==> flow/design.v <==
module ahb_slave_controller (
    input  wire        HCLK,         
    input  wire        HRESETn,      
    input  wire        HWRITE,       
    input  wire [1:0]  HTRANS,       
    input  wire        HSEL,         
    input  logic [31:0] HADDR,       
    input  logic [2:0]  HSIZE,       
    input  logic [2:0]  HBURST,      
    input  logic [3:0]  HPROT,       
    input  logic        HMASTLOCK,   
    input  logic [3:0]  HWSTRB,      
    input  logic [31:0] HWDATA,      
    output logic       HREADY,       
    output logic       HRESP,        
    output logic [31:0] HRDATA,      
    output logic [31:0] addr,        
    output logic [2:0]  size,        
    output logic [2:0]  burst,       
    output logic [3:0]  prot,        
    output logic        mastlock,    
    output logic [3:0]  strb,        
    output logic [31:0] write_data,  
    input  logic [31:0] read_data,   
    output logic        write_read,  
    output logic        transfer_valid,  
    input  logic        error_flag   
);
    logic trans_type_reg;
    logic addr_phase_valid;
    logic data_phase_valid;
    typedef enum logic [1:0] {
        IDLE = 2'b00,
        DATA_PHASE = 2'b01,
        ERROR = 2'b10
    } state_t;
    state_t state, next_state;
    assign addr_phase_valid = HSEL && (HTRANS == 2'b10 || HTRANS == 2'b11);
    assign data_phase_valid = (state == DATA_PHASE);
    always_ff @(posedge HCLK or negedge HRESETn) begin
        if (!HRESETn) begin
            trans_type_reg <= 1'b0;
            addr <= 32'b0;
            size <= 3'b0;
            burst <= 3'b0;
            prot <= 4'b0;
            mastlock <= 1'b0;
            strb <= 4'b0;
        end else begin
            if (addr_phase_valid && HREADY) begin
                trans_type_reg <= HWRITE;
                addr <= HADDR;
                size <= HSIZE;
                burst <= HBURST;
                prot <= HPROT;
                mastlock <= HMASTLOCK;
                strb <= HWSTRB;
            end
        end
    end
    assign write_data = HWDATA;
    assign HRDATA = read_data;
    always_ff @(posedge HCLK or negedge HRESETn) begin
        if (!HRESETn) begin
            state <= IDLE;
        end else begin
            state <= next_state;
        end
    end
    always_comb begin
        write_read = 1'b0;
        transfer_valid = 1'b0;
        HRESP = 1'b0;
        HREADY = 1'b1;
        next_state = state;
        case (state)
            IDLE: begin
                if (addr_phase_valid) begin
                    next_state = DATA_PHASE;
                    HREADY = 1'b1;  
                end
            end
            DATA_PHASE: begin
                write_read = trans_type_reg;  
                transfer_valid = 1'b1;        
                if (error_flag) begin
                    HRESP = 1'b1;            
                    next_state = ERROR;
                    HREADY = 1'b0;           
                end else if (addr_phase_valid) begin
                    next_state = DATA_PHASE;  
                    HREADY = 1'b1;
                end else begin
                    next_state = IDLE;       
                    HREADY = 1'b1;
                end
            end
            ERROR: begin
                HRESP = 1'b1;        
                HREADY = 1'b1;       
                if (addr_phase_valid)
                    next_state = DATA_PHASE;
                else
                    next_state = IDLE;
            end
            default: begin
                next_state = IDLE;
            end
        endcase
    end
endmodule
module ahb_slave_reg_file (
    input  logic        HCLK,         
    input  logic        HRESETn,      
    input  logic [31:0] addr,         
    input  logic [2:0]  size,         
    input  logic [2:0]  burst,        
    input  logic [3:0]  prot,         
    input  logic        mastlock,     
    input  logic [3:0]  strb,         
    input  logic [31:0] write_data,   
    output logic [31:0] read_data,    
    input  logic        write_read,      
    input  logic        transfer_valid,  
    output logic        error_flag,   
    output logic [31:0] tdr_o,        
    output logic [31:0] lcr_o,        
    output logic [31:0] ocr_o,        
    output logic [31:0] fcr_o,        
    output logic [31:0] ier_o,        
    output logic [31:0] hcr_o,        
    input  logic [31:0] rdr_i,        
    input  logic [31:0] lsr_i,        
    input  logic [31:0] iir_i         
);
    logic [31:0] addr_reg;
    logic [2:0]  size_reg;
    logic [3:0]  strb_reg;
    assign addr_reg = addr;
    assign size_reg = size;
    assign strb_reg = strb;
    typedef enum logic [11:0] {
        ADDR_TDR = 12'h000,
        ADDR_RDR = 12'h004,
        ADDR_LCR = 12'h008,
        ADDR_OCR = 12'h00C,
        ADDR_LSR = 12'h010,
        ADDR_FCR = 12'h014,
        ADDR_IER = 12'h018,
        ADDR_IIR = 12'h01C,
        ADDR_HCR = 12'h020
    } apb_addr_e;
    function automatic logic check_alignment(input logic [31:0] address, input logic [2:0] transfer_size);
        case (transfer_size)
            3'b000: check_alignment = 1'b1;                     
            3'b001: check_alignment = (address[0] == 1'b0);     
            3'b010: check_alignment = (address[1:0] == 2'b00);  
            default: check_alignment = 1'b0;                    
        endcase
    endfunction
    always_comb begin
        error_flag = 1'b0;
        if (transfer_valid) begin
            if (addr_reg[31:12] != 20'h0 || 
                (addr_reg[11:0] != ADDR_TDR && 
                 addr_reg[11:0] != ADDR_RDR && 
                 addr_reg[11:0] != ADDR_LCR && 
                 addr_reg[11:0] != ADDR_OCR && 
                 addr_reg[11:0] != ADDR_LSR && 
                 addr_reg[11:0] != ADDR_FCR && 
                 addr_reg[11:0] != ADDR_IER && 
                 addr_reg[11:0] != ADDR_IIR && 
                 addr_reg[11:0] != ADDR_HCR)) begin
                error_flag = 1'b1;
            end
            if (!check_alignment(addr_reg, size_reg)) begin
                error_flag = 1'b1;
            end
            if (size_reg > 3'b010) begin  
                error_flag = 1'b1;
            end
            if (write_read && (addr_reg[11:0] == ADDR_RDR || 
                              addr_reg[11:0] == ADDR_LSR || 
                              addr_reg[11:0] == ADDR_IIR)) begin
                error_flag = 1'b1;
            end
        end
    end
    always_ff @(posedge HCLK or negedge HRESETn) begin
        if (!HRESETn) begin
            tdr_o <= 32'b0;
            lcr_o <= 32'b0;
            ocr_o <= 32'b0;
            fcr_o <= 32'b0;
            ier_o <= 32'b0;
            hcr_o <= 32'b0;
        end else if (write_read && !error_flag && transfer_valid) begin
            unique case (addr_reg[11:0])
                ADDR_TDR: begin
                    if (strb_reg[0]) tdr_o[7:0]   <= write_data[7:0];
                    if (strb_reg[1]) tdr_o[15:8]  <= write_data[15:8];
                    if (strb_reg[2]) tdr_o[23:16] <= write_data[23:16];
                    if (strb_reg[3]) tdr_o[31:24] <= write_data[31:24];
                end
                ADDR_LCR: begin
                    if (strb_reg[0]) lcr_o[7:0]   <= write_data[7:0];
                    if (strb_reg[1]) lcr_o[15:8]  <= write_data[15:8];
                    if (strb_reg[2]) lcr_o[23:16] <= write_data[23:16];
                    if (strb_reg[3]) lcr_o[31:24] <= write_data[31:24];
                end
                ADDR_OCR: begin
                    if (strb_reg[0]) ocr_o[7:0]   <= write_data[7:0];
                    if (strb_reg[1]) ocr_o[15:8]  <= write_data[15:8];
                    if (strb_reg[2]) ocr_o[23:16] <= write_data[23:16];
                    if (strb_reg[3]) ocr_o[31:24] <= write_data[31:24];
                end
                ADDR_FCR: begin
                    if (strb_reg[0]) fcr_o[7:0]   <= write_data[7:0];
                    if (strb_reg[1]) fcr_o[15:8]  <= write_data[15:8];
                    if (strb_reg[2]) fcr_o[23:16] <= write_data[23:16];
                    if (strb_reg[3]) fcr_o[31:24] <= write_data[31:24];
                end
                ADDR_IER: begin
                    if (strb_reg[0]) ier_o[7:0]   <= write_data[7:0];
                    if (strb_reg[1]) ier_o[15:8]  <= write_data[15:8];
                    if (strb_reg[2]) ier_o[23:16] <= write_data[23:16];
                    if (strb_reg[3]) ier_o[31:24] <= write_data[31:24];
                end
                ADDR_HCR: begin
                    if (strb_reg[0]) hcr_o[7:0]   <= write_data[7:0];
                    if (strb_reg[1]) hcr_o[15:8]  <= write_data[15:8];
                    if (strb_reg[2]) hcr_o[23:16] <= write_data[23:16];
                    if (strb_reg[3]) hcr_o[31:24] <= write_data[31:24];
                end
                default: ;  
            endcase
        end
    end
    always_comb begin
        read_data = 32'b0;
        if (!write_read && !error_flag && transfer_valid) begin
            unique case (addr_reg[11:0])
                ADDR_TDR: read_data = tdr_o;
                ADDR_RDR: read_data = rdr_i;
                ADDR_LCR: read_data = lcr_o;
                ADDR_OCR: read_data = ocr_o;
                ADDR_LSR: read_data = lsr_i;
                ADDR_FCR: read_data = fcr_o;
                ADDR_IER: read_data = ier_o;
                ADDR_IIR: read_data = iir_i;
                ADDR_HCR: read_data = hcr_o;
                default: read_data = 32'b0;
            endcase
        end
    end
endmodule
module ahb_slave (
    input  wire        HCLK,         
    input  wire        HRESETn,      
    input  wire [31:0] HADDR,        
    input  wire        HWRITE,       
    input  wire [2:0]  HSIZE,        
    input  wire [2:0]  HBURST,       
    input  wire [3:0]  HPROT,        
    input  wire [1:0]  HTRANS,       
    input  wire        HMASTLOCK,    
    input  wire        HSEL,         
    input  wire [31:0] HWDATA,       
    output wire [31:0] HRDATA,       
    output wire        HREADY,       
    output wire        HRESP,        
    input  wire [3:0]  HWSTRB,       
    output wire [31:0] tdr_o,        
    output wire [31:0] lcr_o,        
    output wire [31:0] ocr_o,        
    output wire [31:0] fcr_o,        
    output wire [31:0] ier_o,        
    output wire [31:0] hcr_o,        
    input  wire [31:0] rdr_i,        
    input  wire [31:0] lsr_i,        
    input  wire [31:0] iir_i         
);
    logic        write_read;      
    logic        error_flag;      
    logic        transfer_valid;  
    logic [31:0] addr;            
    logic [2:0]  size;            
    logic [2:0]  burst;           
    logic [3:0]  prot;            
    logic        mastlock;        
    logic [3:0]  strb;            
    logic [31:0] write_data;      
    logic [31:0] read_data;       
    ahb_slave_controller u_controller (
        .HCLK(HCLK),
        .HRESETn(HRESETn),
        .HWRITE(HWRITE),
        .HTRANS(HTRANS),
        .HSEL(HSEL),
        .HADDR(HADDR),
        .HSIZE(HSIZE),
        .HBURST(HBURST),
        .HPROT(HPROT),
        .HMASTLOCK(HMASTLOCK),
        .HWSTRB(HWSTRB),
        .HWDATA(HWDATA),
        .HREADY(HREADY),
        .HRESP(HRESP),
        .HRDATA(HRDATA),
        .addr(addr),
        .size(size),
        .burst(burst),
        .prot(prot),
        .mastlock(mastlock),
        .strb(strb),
        .write_data(write_data),
        .read_data(read_data),
        .write_read(write_read),
        .transfer_valid(transfer_valid),
        .error_flag(error_flag)
    );
    ahb_slave_reg_file u_reg_file (
        .HCLK(HCLK),
        .HRESETn(HRESETn),
        .addr(addr),
        .size(size),
        .burst(burst),
        .prot(prot),
        .mastlock(mastlock),
        .strb(strb),
        .write_data(write_data),
        .read_data(read_data),
        .write_read(write_read),
        .transfer_valid(transfer_valid),
        .error_flag(error_flag),
        .tdr_o(tdr_o),
        .lcr_o(lcr_o),
        .ocr_o(ocr_o),
        .fcr_o(fcr_o),
        .ier_o(ier_o),
        .hcr_o(hcr_o),
        .rdr_i(rdr_i),
        .lsr_i(lsr_i),
        .iir_i(iir_i)
    );
endmodule
Appendix: tool output

======== Reports on ahb_slave ========
Tool output for the design above before and after an edit, in the order of the flow.
Lines under "original" count in the file above, lines under "edited" in the edited file.
"difference" is "edited" less "original", of the values as shown; "relative change" is that difference over "original", in percent.
Library cell names are shortened.
A cell with - has no value.
inputs
  design top .............................. ahb_slave
  clock port .............................. HCLK
  cell library ............................ sky130hd
  library corner .......................... tt_025C_1v80

======== The edit ========
Unified diff, file above to edited file.
This change comes from a script, not from a designer. The edited design behaves differently; no optimisation was intended.
begin of diff
@@ -182,5 +182,5 @@
             if (write_read && (addr_reg[11:0] == ADDR_RDR || 
                               addr_reg[11:0] == ADDR_LSR || 
-                              addr_reg[11:0] == ADDR_IIR)) begin
+                              addr_reg[11:0] < ADDR_IIR)) begin
                 error_flag = 1'b1;
             end
end of diff

======== Word-level counts ========
Source: Yosys, flattened and elaborated, memories not mapped. Widths are those after wreduce. Registers that Yosys merges into a memory's read port (data or address) are not register bits. Print and check cells do not count. Equal cells are merged and count once.
operators by class
  what                           original  edited  difference  relative change (%)
  equality and inequality tests  23        23      0           0.00
  mux-type cells                 19        19      0           0.00
  order comparisons              1         2       +1          +100.00
  bitwise operators              1         1       0           0.00
  reduce/logical cells           51        51      0           0.00
operators by type and width
  cell                                                            original  edited  difference  relative change (%)
  less-than comparator 12 x 5 -> 1 bit (second input constant)    0         1       +1          -
  AND reduction 3 bit                                             24        24      0           0.00
  logical AND 1 bit                                               15        15      0           0.00
  2-to-1 mux 1 bit                                                12        12      0           0.00
  equality test 12 x 5 -> 1 bit (second input constant)           4         4       0           0.00
  logical OR 1 bit                                                4         4       0           0.00
  inequality test 12 x 5 -> 1 bit (second input constant)         4         4       0           0.00
  equality test 2 bit (second input constant)                     3         3       0           0.00
  equality test 12 x 4 -> 1 bit (second input constant)           2         2       0           0.00
  logical NOT 1 bit                                               2         2       0           0.00
  logical NOT 2 bit                                               2         2       0           0.00
  2-to-1 mux 2 bit                                                2         2       0           0.00
  inequality test 12 x 4 -> 1 bit (second input constant)         2         2       0           0.00
  equality test 12 x 3 -> 1 bit (second input constant)           1         1       0           0.00
  equality test 12 x 6 -> 1 bit (second input constant)           1         1       0           0.00
  equality test 2 x 1 -> 1 bit (second input constant)            1         1       0           0.00
  equality test 3 x 1 -> 1 bit (second input constant)            1         1       0           0.00
  equality test 3 x 2 -> 1 bit (second input constant)            1         1       0           0.00
  greater-than comparator 3 x 2 -> 1 bit (second input constant)  1         1       0           0.00
  logical NOT 12 bit                                              1         1       0           0.00
  logical NOT 3 bit                                               1         1       0           0.00
  2-to-1 mux 32 bit                                               1         1       0           0.00
  inequality test 12 x 3 -> 1 bit (second input constant)         1         1       0           0.00
  inequality test 12 x 6 -> 1 bit (second input constant)         1         1       0           0.00
  inequality test 2 x 1 -> 1 bit (second input constant)          1         1       0           0.00
  inverter 1 bit                                                  1         1       0           0.00
  case mux 1 bit (select 2 bit)                                   1         1       0           0.00
  case mux 1 bit (select 3 bit)                                   1         1       0           0.00
The list need not be complete.
storage and ports
  what                         original  edited  difference  relative change (%)
  flip-flop bits (word level)  234       234     0           0.00
  input bits                   181       181     0           0.00

======== Depth ========
Yosys ltp: most cells in a row. Word level: on the elaborated netlist, between registers, memories and ports. Mapped: between sequential cells and ports; inverters and the memories' decode and read muxes count.
depth
  what                     original  edited  difference  relative change (%)
  depth after elaboration  19        19      0           0.00
  ABC_AREA                 0         0       -           -
  depth in mapped cells    9         8       -1          -11.11

======== Synthesis result ========
Yosys stat after the flow's synthesis: flattened, memories mapped to cells. It holds for the ABC_AREA given above (unset counts as 0); a run with the other value may have another netlist.
synthesis totals
  what                              original  edited  difference  relative change (%)
  standard cells after synthesis    1054      844     -210        -19.92
  chip area (Yosys) (sq um)         12697.2   9823.2  -2874.0     -22.63
  mapped flip-flops                 235       235     0           0.00
  buffers                           81        207     +126        +155.56
  area of sequential cells (sq um)  5881.9    5881.9  0.0         0.00
cells by type
  type      original  edited  difference  relative change (%)
  clkbuf_1  50        193     +143        +286.00
  mux2_2    136       69      -67         -49.26
  mux2_4    64        0       -64         -100.00
  nand2_1   84        34      -50         -59.52
  a21oi_1   61        14      -47         -77.05
  o311ai_0  30        0       -30         -100.00
  nor3b_1   28        0       -28         -100.00
  nand4_4   20        0       -20         -100.00
  a22o_1    9         29      +20         +222.22
  o21ai_0   10        27      +17         +170.00
  a22oi_1   45        29      -16         -35.56
  a32oi_1   6         18      +12         +200.00
  nand3b_1  11        1       -10         -90.91
  o22ai_1   10        0       -10         -100.00
  nand3_1   26        18      -8          -30.77
  or3_1     9         1       -8          -88.89
  mux2_1    2         10      +8          +400.00
  a222oi_1  11        17      +6          +54.55
The list need not be complete.
The figures by module come from a second, unflattened synthesis with its own total; it is not the netlist above.
unflattened totals
  what                                             original  edited   difference  relative change (%)
  cell total of the unflattened synthesis          983       941      -42         -4.27
  area total of the unflattened synthesis (sq um)  12643.4   11404.7  -1238.7     -9.80
Each row is one instance without its submodules.
by module, original
  module                cells  area (sq um)  times used
  ahb_slave_reg_file    806    10134.7       1
  ahb_slave_controller  177    2508.7        1
  ahb_slave             0      0.0           1
by module, edited
  module                cells  area (sq um)  times used
  ahb_slave_reg_file    764    8896.0        1
  ahb_slave_controller  177    2508.7        1
  ahb_slave             0      0.0           1

======== Timing after synthesis ========
Path of least setup slack by OpenSTA after synthesis, without wires, with an ideal clock, recovery checks aside; 20% of the period is set as input and as output delay. Where synthesis merged equal registers, the netlist keeps one of their names.
timing path after synthesis
  what                                 original                   edited                    difference  relative change (%)
  path type                            register to output         register to output        -           -
  start                                reg u_controller.addr[13]  reg u_controller.addr[9]  -           -
  end                                  out HRDATA[20]             out HRDATA[10]            -           -
  path delay (ns)                      2.427                      2.150                     -0.277      -11.41
  time at the first pin (ns)           0.000                      0.000                     0.000       -
  setup slack (ns)                     1.573                      1.850                     +0.277      -
  period (ns)                          5.0                        5.0                       0.0         0.00
  arrival (ns)                         2.427                      2.150                     -0.277      -11.41
  external output delay (ns)           1.000                      1.000                     0.000       0.00
  required time (ns)                   4.000                      4.000                     0.000       0.00
  stages                               9                          7                         -2          -22.22
  period reached after synthesis (ns)  3.427                      3.15                      -0.277      -8.08
"path delay" is the arrival time less input delay plus setup time.
A path that ends at an output port has no setup time.
"stages" counts driving pins, that of a launching flip-flop among them; a cell with two outputs on the path counts twice.
"period reached after synthesis" = period - worst setup slack (recovery checks aside). The figure is calculated, with input and output delays left at 20% of the set period.
The rows between start and end are the longest chain of elaborated cells between them; the timing report does not say that the signal goes this way. Where chains are equally long, one stands for them.
Each line given opens the expression or statement behind the cell; cells for indexed reads and writes are added by Yosys, which also makes memories of some case tables.
between the ends, after synthesis, original
  cells stage by stage .................... dfrtp_1 or4_4 a2111oi_4 nand3b_2 buf_6 or3b_1 clkbuf_2 buf_6 a31oi_1
  length of the longest elaborated chain .. 11
RTL lines, path after synthesis, original
  what                  RTL line  text
  start: declaration    17        output logic [31:0] addr,
  start: assignment     43        addr <= 32'b0;
  start: assignment     52        addr <= HADDR;
  nonzero test 20 bit   164       if (addr_reg[31:12] != 20'h0 ||
  logical OR 1 bit      164
  2-to-1 mux 1 bit      164
  2-to-1 mux 1 bit      176       if (!check_alignment(addr_reg, size_reg)) begin
  2-to-1 mux 1 bit      179       if (size_reg > 3'b010) begin
  2-to-1 mux 1 bit      182       if (write_read && (addr_reg[11:0] == ADDR_RDR ||
  2-to-1 mux 1 bit      163       if (transfer_valid) begin
  logical NOT 1 bit     241       if (!write_read && !error_flag && transfer_valid) begin
  logical AND 1 bit x2  241
  2-to-1 mux 32 bit     241
  end: declaration      269       output wire [31:0] HRDATA,
between the ends, after synthesis, edited
  cells stage by stage .................... dfrtp_1 nor4_4 nand2_1 nor4_1 clkbuf_1 a222oi_1 a21oi_1
  length of the longest elaborated chain .. 19
RTL lines, path after synthesis, edited
  what                  RTL line  text
  start: declaration    17        output logic [31:0] addr,
  start: assignment     43        addr <= 32'b0;
  start: assignment     52        addr <= HADDR;
  nonzero test 12 bit   165       (addr_reg[11:0] != ADDR_TDR &&
  logical AND 1 bit x8  165
  logical OR 1 bit      164       if (addr_reg[31:12] != 20'h0 ||
  2-to-1 mux 1 bit      164
  2-to-1 mux 1 bit      176       if (!check_alignment(addr_reg, size_reg)) begin
  2-to-1 mux 1 bit      179       if (size_reg > 3'b010) begin
  2-to-1 mux 1 bit      182       if (write_read && (addr_reg[11:0] == ADDR_RDR ||
  2-to-1 mux 1 bit      163       if (transfer_valid) begin
  logical NOT 1 bit     241       if (!write_read && !error_flag && transfer_valid) begin
  logical AND 1 bit x2  241
  2-to-1 mux 32 bit     241
  end: declaration      269       output wire [31:0] HRDATA,

======== Path in the finished layout ========
Path of least setup slack in the final report of each run of pair A (OpenROAD, finished layout, wires in). Where an end is a register, its clock arrival counts in the times.
timing path post-layout
  what                        original                  edited                    difference  relative change (%)
  path type                   register to output        register to output        -           -
  start                       reg u_controller.addr[2]  reg u_controller.addr[0]  -           -
  end                         out HRDATA[13]            out HRDATA[1]             -           -
  time at the first pin (ns)  0.53                      0.52                      -0.01       -1.89
  period (ns)                 4.88                      4.88                      0.00        0.00
  required time (ns)          3.90                      3.90                      0.00        0.00
  arrival (ns)                3.80                      3.67                      -0.13       -3.42
  external output delay (ns)  0.98                      0.98                      0.00        0.00
  setup slack (ns)            0.10                      0.23                      +0.13       -
  stages                      9                         8                         -1          -11.11
The rows between start and end are the longest chain of elaborated cells between them; the timing report does not say that the signal goes this way. Where chains are equally long, one stands for them.
between the ends, post-layout, original
  cells stage by stage .................... dfrtp_1 buf_4 or4b_2 nor3_4 buf_4 a22o_1 a221oi_1 a31oi_1 clkdlybuf4s50_1
  length of the longest elaborated chain .. 19
RTL lines, path post-layout, original
  what                  RTL line  text
  start: declaration    17        output logic [31:0] addr,
  start: assignment     43        addr <= 32'b0;
  start: assignment     52        addr <= HADDR;
  nonzero test 12 bit   165       (addr_reg[11:0] != ADDR_TDR &&
  logical AND 1 bit x8  165
  logical OR 1 bit      164       if (addr_reg[31:12] != 20'h0 ||
  2-to-1 mux 1 bit      164
  2-to-1 mux 1 bit      176       if (!check_alignment(addr_reg, size_reg)) begin
  2-to-1 mux 1 bit      179       if (size_reg > 3'b010) begin
  2-to-1 mux 1 bit      182       if (write_read && (addr_reg[11:0] == ADDR_RDR ||
  2-to-1 mux 1 bit      163       if (transfer_valid) begin
  logical NOT 1 bit     241       if (!write_read && !error_flag && transfer_valid) begin
  logical AND 1 bit x2  241
  2-to-1 mux 32 bit     241
  end: declaration      269       output wire [31:0] HRDATA,
between the ends, post-layout, edited
  cells stage by stage .................... dfrtp_1 nor4_1 nand4_1 nor4_2 nand3b_1 buf_4 a31oi_1 clkdlybuf4s50_1
  length of the longest elaborated chain .. 19
RTL lines, path post-layout, edited
  what                  RTL line  text
  start: declaration    17        output logic [31:0] addr,
  start: assignment     43        addr <= 32'b0;
  start: assignment     52        addr <= HADDR;
  nonzero test 12 bit   165       (addr_reg[11:0] != ADDR_TDR &&
  logical AND 1 bit x8  165
  logical OR 1 bit      164       if (addr_reg[31:12] != 20'h0 ||
  2-to-1 mux 1 bit      164
  2-to-1 mux 1 bit      176       if (!check_alignment(addr_reg, size_reg)) begin
  2-to-1 mux 1 bit      179       if (size_reg > 3'b010) begin
  2-to-1 mux 1 bit      182       if (write_read && (addr_reg[11:0] == ADDR_RDR ||
  2-to-1 mux 1 bit      163       if (transfer_valid) begin
  logical NOT 1 bit     241       if (!write_read && !error_flag && transfer_valid) begin
  logical AND 1 bit x2  241
  2-to-1 mux 32 bit     241
  end: declaration      269       output wire [31:0] HRDATA,

======== Flow runs ========
Runs of the flow (Yosys, OpenROAD) on both versions; the two runs of a pair have the same settings. The constraints put input and output delay at 20% of the set period each and load the outputs with 0.01 pF.
flow settings, pair A
  CORE_UTILIZATION ........................ 40
  period_ns ............................... 4.88
  CAP_MARGIN .............................. 20
  CORE_MARGIN ............................. 2
  SLEW_MARGIN ............................. 20
measured results, pair A
  what                                            original  edited   difference  relative change (%)
  cell area after synthesis (sq um)               12697.2   9823.2   -2874.0     -22.63
  utilization (%)                                 58.1      59.9     +1.8        -
  die size (sq um)                                33184.1   25827.7  -7356.4     -22.17
  final setup TNS (ns)                            0.000     0.000    0.000       -
  standard-cell area of the final layout (sq um)  18225.0   14526.4  -3698.6     -20.29
  setup slack of the worst path (ns)              0.104     0.233    +0.129      -
flow settings, pair B
  CORE_UTILIZATION ........................ 32
  GPL_TIMING_DRIVEN ....................... 0
  PLACE_DENSITY_LB_ADDON .................. 0.13
  period_ns ............................... 7.99
  CAP_MARGIN .............................. 20
  CORE_MARGIN ............................. 2
  SLEW_MARGIN ............................. 20
measured results, pair B
  what                                            original  edited   difference  relative change (%)
  cell area after synthesis (sq um)               12697.2   9823.2   -2874.0     -22.63
  utilization (%)                                 47.4      50.4     +3.0        -
  die size (sq um)                                41288.2   32114.4  -9173.8     -22.22
  final setup TNS (ns)                            0.000     0.000    0.000       -
  standard-cell area of the final layout (sq um)  18441.4   15333.5  -3107.9     -16.85
  setup slack of the worst path (ns)              0.989     1.753    +0.764      -
